==> flow/design.v <==
module seq_mult(d, done, clk, a, b, go, reset);
  parameter n=32, log2n=5;
  output [2*n-1:0] d;
  output reg done;
	input clk;
	input [n-1:0] a, b;
	input go, reset;
	reg c;
	reg [n-1:0] p, q, m;
	reg [log2n:0]count;
	reg [n:0] sum;
	reg [log2n:0] count_n;
	always @(posedge clk, posedge reset)
		if(reset == 1) begin
			done <= 0;
		end
    else if(reset == 0) begin
			if(go) begin
				c <= 0;
        p <= 0;
				q <= a;
				m <= b;
				done <= 0;
				count <= n;
      end
			else if (!done) begin
				if (q[0] == 0) begin
					sum = 0 + p; 
				end
				else begin
					sum = m + p; 
				end
				{c,p,q} <= {sum,q} >> 1;
				count_n = count - 1;
				count <= count_n;
				if (count_n == 0) begin
					done <= 1;
				end
			end
		end
	assign d = {p,q};
endmodule
Reports on seq_mult
What the tools print for seq_mult, step after step. Line numbers count from 1 in the design file above. Operators: Yosys type, input widths -> output width; for muxes data width and select width s. Cell names lack the library's common part. Not given: -

Top module: seq_mult. Clock input: clk. Standard-cell library: sky130hd. Corner: tt_025C_1v80.

After elaboration
Yosys after proc, flatten, opt, wreduce and memory -nomap, before mapping. Memory bits, and registers merged into a memory's read port (data or address), are not among the register bits. Print and check cells are not counted. Equal cells are merged and count once.

Register bits after elaboration: 103. The figure for input bits is 67. Output and inout bits: 65. The figure for elaborated cells is 20.

The entry for add/subtract/negate cells reads 2. For eq/ne operators the number is 1. Mux-type cells: 8. The figure for bitwise operators is 1. Under reductions and logical operators stands 3.

Operator list (number): $mux 32 (3); $add 32x32->33 (1); $mux 33 (1); $sub 6x1->6 const B (1); $logic_not 6->1 (1); $mux 6 (1); $reduce_and 2->1 (2); $mux 1 (3); $ne 2x1->1 const B (1); $not 1->1 (1).

Logic depth
Yosys ltp: most cells in a row. Word level: on the elaborated netlist, between registers, memories and ports. Mapped: between sequential cells and ports; inverters and the memories' decode and read muxes count.

Under word-level depth stands 5. Under ABC_AREA stands 0. The figure for mapped depth is 9. For mapped depth without buffers the number is 9.

Mapped cells and area
The flow's flattened synthesis, as Yosys stat reports it; memories are mapped. The netlist is that of the ABC_AREA named above (0 if unset); the other value can give another one.

The figure for standard cells after synthesis is 491. The figure for cell area after synthesis is 5855.6 sq um. Flip-flop cells: 103. Under buffer cells stands 17.

Cell types: edfxtp_1 (number 102, total area 3.06E+03 sq um); ha_1 (number 34, total area 425.408 sq um); mux2_2 (number 31, total area 349.085 sq um); a21oi_1 (number 33, total area 165.158 sq um); nor2_1 (number 37, total area 138.883 sq um); nand2_1 (number 34, total area 127.622 sq um); o21ai_0 (number 25, total area 125.12 sq um); a21o_1 (number 16, total area 120.115 sq um); xnor2_1 (number 13, total area 113.859 sq um); mux2i_1 (number 9, total area 90.086 sq um); a32o_1 (number 8, total area 80.077 sq um); a211oi_1 (number 8, total area 60.058 sq um); or3_1 (number 9, total area 56.304 sq um); xor2_1 (number 6, total area 52.55 sq um); nand4_1 (number 8, total area 50.048 sq um); o21a_1 (number 6, total area 45.043 sq um); o21bai_1 (number 6, total area 45.043 sq um); a21oi_2 (number 5, total area 43.792 sq um).

Not listed: further types 42, cells in them 101.

Path before layout
Source: OpenSTA report_checks on the synthesized netlist (no wires, ideal clock, input and output delay 20% of the period each), path of least setup slack; recovery checks are left aside. Register names are those of the netlist, which keeps one name where synthesis merged equal registers.

Path kind: in2reg. Start: input port go. End: register count[0]. The figure for period is 3300 ps. The entry for setup time reads 522 ps. For launch time at the first pin the number is 660 ps. The figure for data arrival time is 4501 ps. For data required time the number is 2778 ps. The entry for setup slack reads -1723 ps. Delay of the path: 4363 ps. The entry for driving pins on the path reads 3. Under synthesis period reached stands 5023 ps.

"delay of the path" is the arrival time less input delay plus setup time. "driving pins on the path": output pins that drive a net of the path, with the launching flip-flop's if there is one; two outputs of one cell count as two. "synthesis period reached" = period - worst setup slack (recovery checks aside). The figure is calculated, with input and output delays left at 20% of the set period.

Cell sequence: clkbuf_1 inv_1 a21oi_1. Under length of the longest elaborated chain stands 0.

RTL lines, path after synthesis: start, declared (RTL line 7) `input go, reset;`; end, assigned (RTL line 24) `count <= n;`; end, assigned (RTL line 35) `count <= count_n;`; end, declared (RTL line 10) `reg [log2n:0]count;`.

Worst path after layout
Path of least setup slack in the final report of run 1 (OpenROAD, finished layout, wires in). Where an end is a register, its clock arrival counts in the times. The report prints the path's times to 10 ps; the period is as set.

Path kind: reg2reg. Start: register p[0]. End: register p[27]. The figure for period is 3300 ps. The entry for setup time reads 240 ps. For launch time at the first pin the number is 360 ps. The figure for data arrival time is 3050 ps. For data required time the number is 3410 ps. The entry for setup slack reads 360 ps. The entry for driving pins on the path reads 10.

The rows between start and end are the longest chain of elaborated cells between them; the timing report does not say that the signal goes this way. Where chains are equally long, one stands for them. Each line given opens the expression or statement behind the cell; cells for indexed reads and writes are added by Yosys, which also makes memories of some case tables.

Cell sequence: edfxtp_1 ha_1 fa_1 a21o_1 nand4_1 a21oi_1 o211ai_2 a21oi_1 or3_1 a32o_1. Under length of the longest elaborated chain stands 3.

RTL lines, path post-layout: start, declared (RTL line 9) `reg [n-1:0] p, q, m;`; start, assigned (RTL line 20) `p <= 0;`; $add 32x32->33 (RTL line 31) `sum = m + p;`; $mux 33 (RTL line 27) `if (q[0] == 0) begin`; $mux 32 (RTL line 26) `else if (!done) begin`; end, assigned (RTL line 20); end, declared (RTL line 9).

==> results <==
Settings and measured results of 3 stored flow runs for module seq_mult (sky130hd), not sorted in any way. The constraints put input and output delay at 20% of the set period each and load the outputs with 0.01 pF. "clock period reached" = clock period - worst setup slack. The figure is calculated, with input and output delays left at 20% of the set period. "worst setup path time" = time allowed to the worst setup path (clock period - input delay - output delay, where it has them) - its slack; a late launch clock adds to it, a late capture clock takes from it. "power consumption": no workload was simulated; the value follows from the tool's default switching activity. "worst setup path time" is known to 10 ps.

Run 1 has these settings: ABC_AREA 0; CELL_PAD_IN_SITES_DETAIL_PLACEMENT 1; CELL_PAD_IN_SITES_GLOBAL_PLACEMENT 0; CTS_CLUSTER_DIAMETER 235; CTS_CLUSTER_SIZE 80; PLACE_DENSITY_LB_ADDON 0.14; SETUP_SLACK_MARGIN -0.01; SLEW_MARGIN 20; TNS_END_PERCENT 20; period_ns 3.3; CAP_MARGIN 20; CORE_MARGIN 2; CORE_UTILIZATION 40. The measured synthesized cell area is 5855.6 sq um. For the full die area the run shows 15622.5 sq um. The measured standard-cell area of the final layout is 7697.4 sq um. The post-layout utilization stands at 53.4 %. The worst setup slack after layout stands at 365 ps. The setup TNS reads 0 ps. The measured power consumption is 3.764 mW. The measured clock period reached is 2935 ps. The worst setup path time comes to 2940 ps. Worst setup path kind: reg2reg.

Run 2 has these settings: CTS_CLUSTER_DIAMETER 235; SETUP_SLACK_MARGIN -0.01; SLEW_MARGIN 35; period_ns 3.3; CAP_MARGIN 20; CORE_MARGIN 2; CORE_UTILIZATION 40. The measured synthesized cell area is 5855.6 sq um. For the full die area the run shows 15622.5 sq um. The measured standard-cell area of the final layout is 7676.1 sq um. The post-layout utilization stands at 53.2 %. The worst setup slack after layout stands at 396 ps. The setup TNS reads 0 ps. The measured power consumption is 3.698 mW. The measured clock period reached is 2904 ps. The worst setup path time comes to 2900 ps. Worst setup path kind: reg2reg.

Run 3 has these settings: CORE_UTILIZATION 40; PLACE_DENSITY 0.6; period_ns 2.94; CAP_MARGIN 20; CORE_MARGIN 2; SLEW_MARGIN 20. The measured synthesized cell area is 5855.6 sq um. For the full die area the run shows 15622.5 sq um. The measured standard-cell area of the final layout is 7754.9 sq um. The post-layout utilization stands at 53.8 %. The worst setup slack after layout stands at 132 ps. The setup TNS reads 0 ps. The measured power consumption is 4.181 mW. The measured clock period reached is 2808 ps. The worst setup path time comes to 2810 ps. Worst setup path kind: reg2reg.
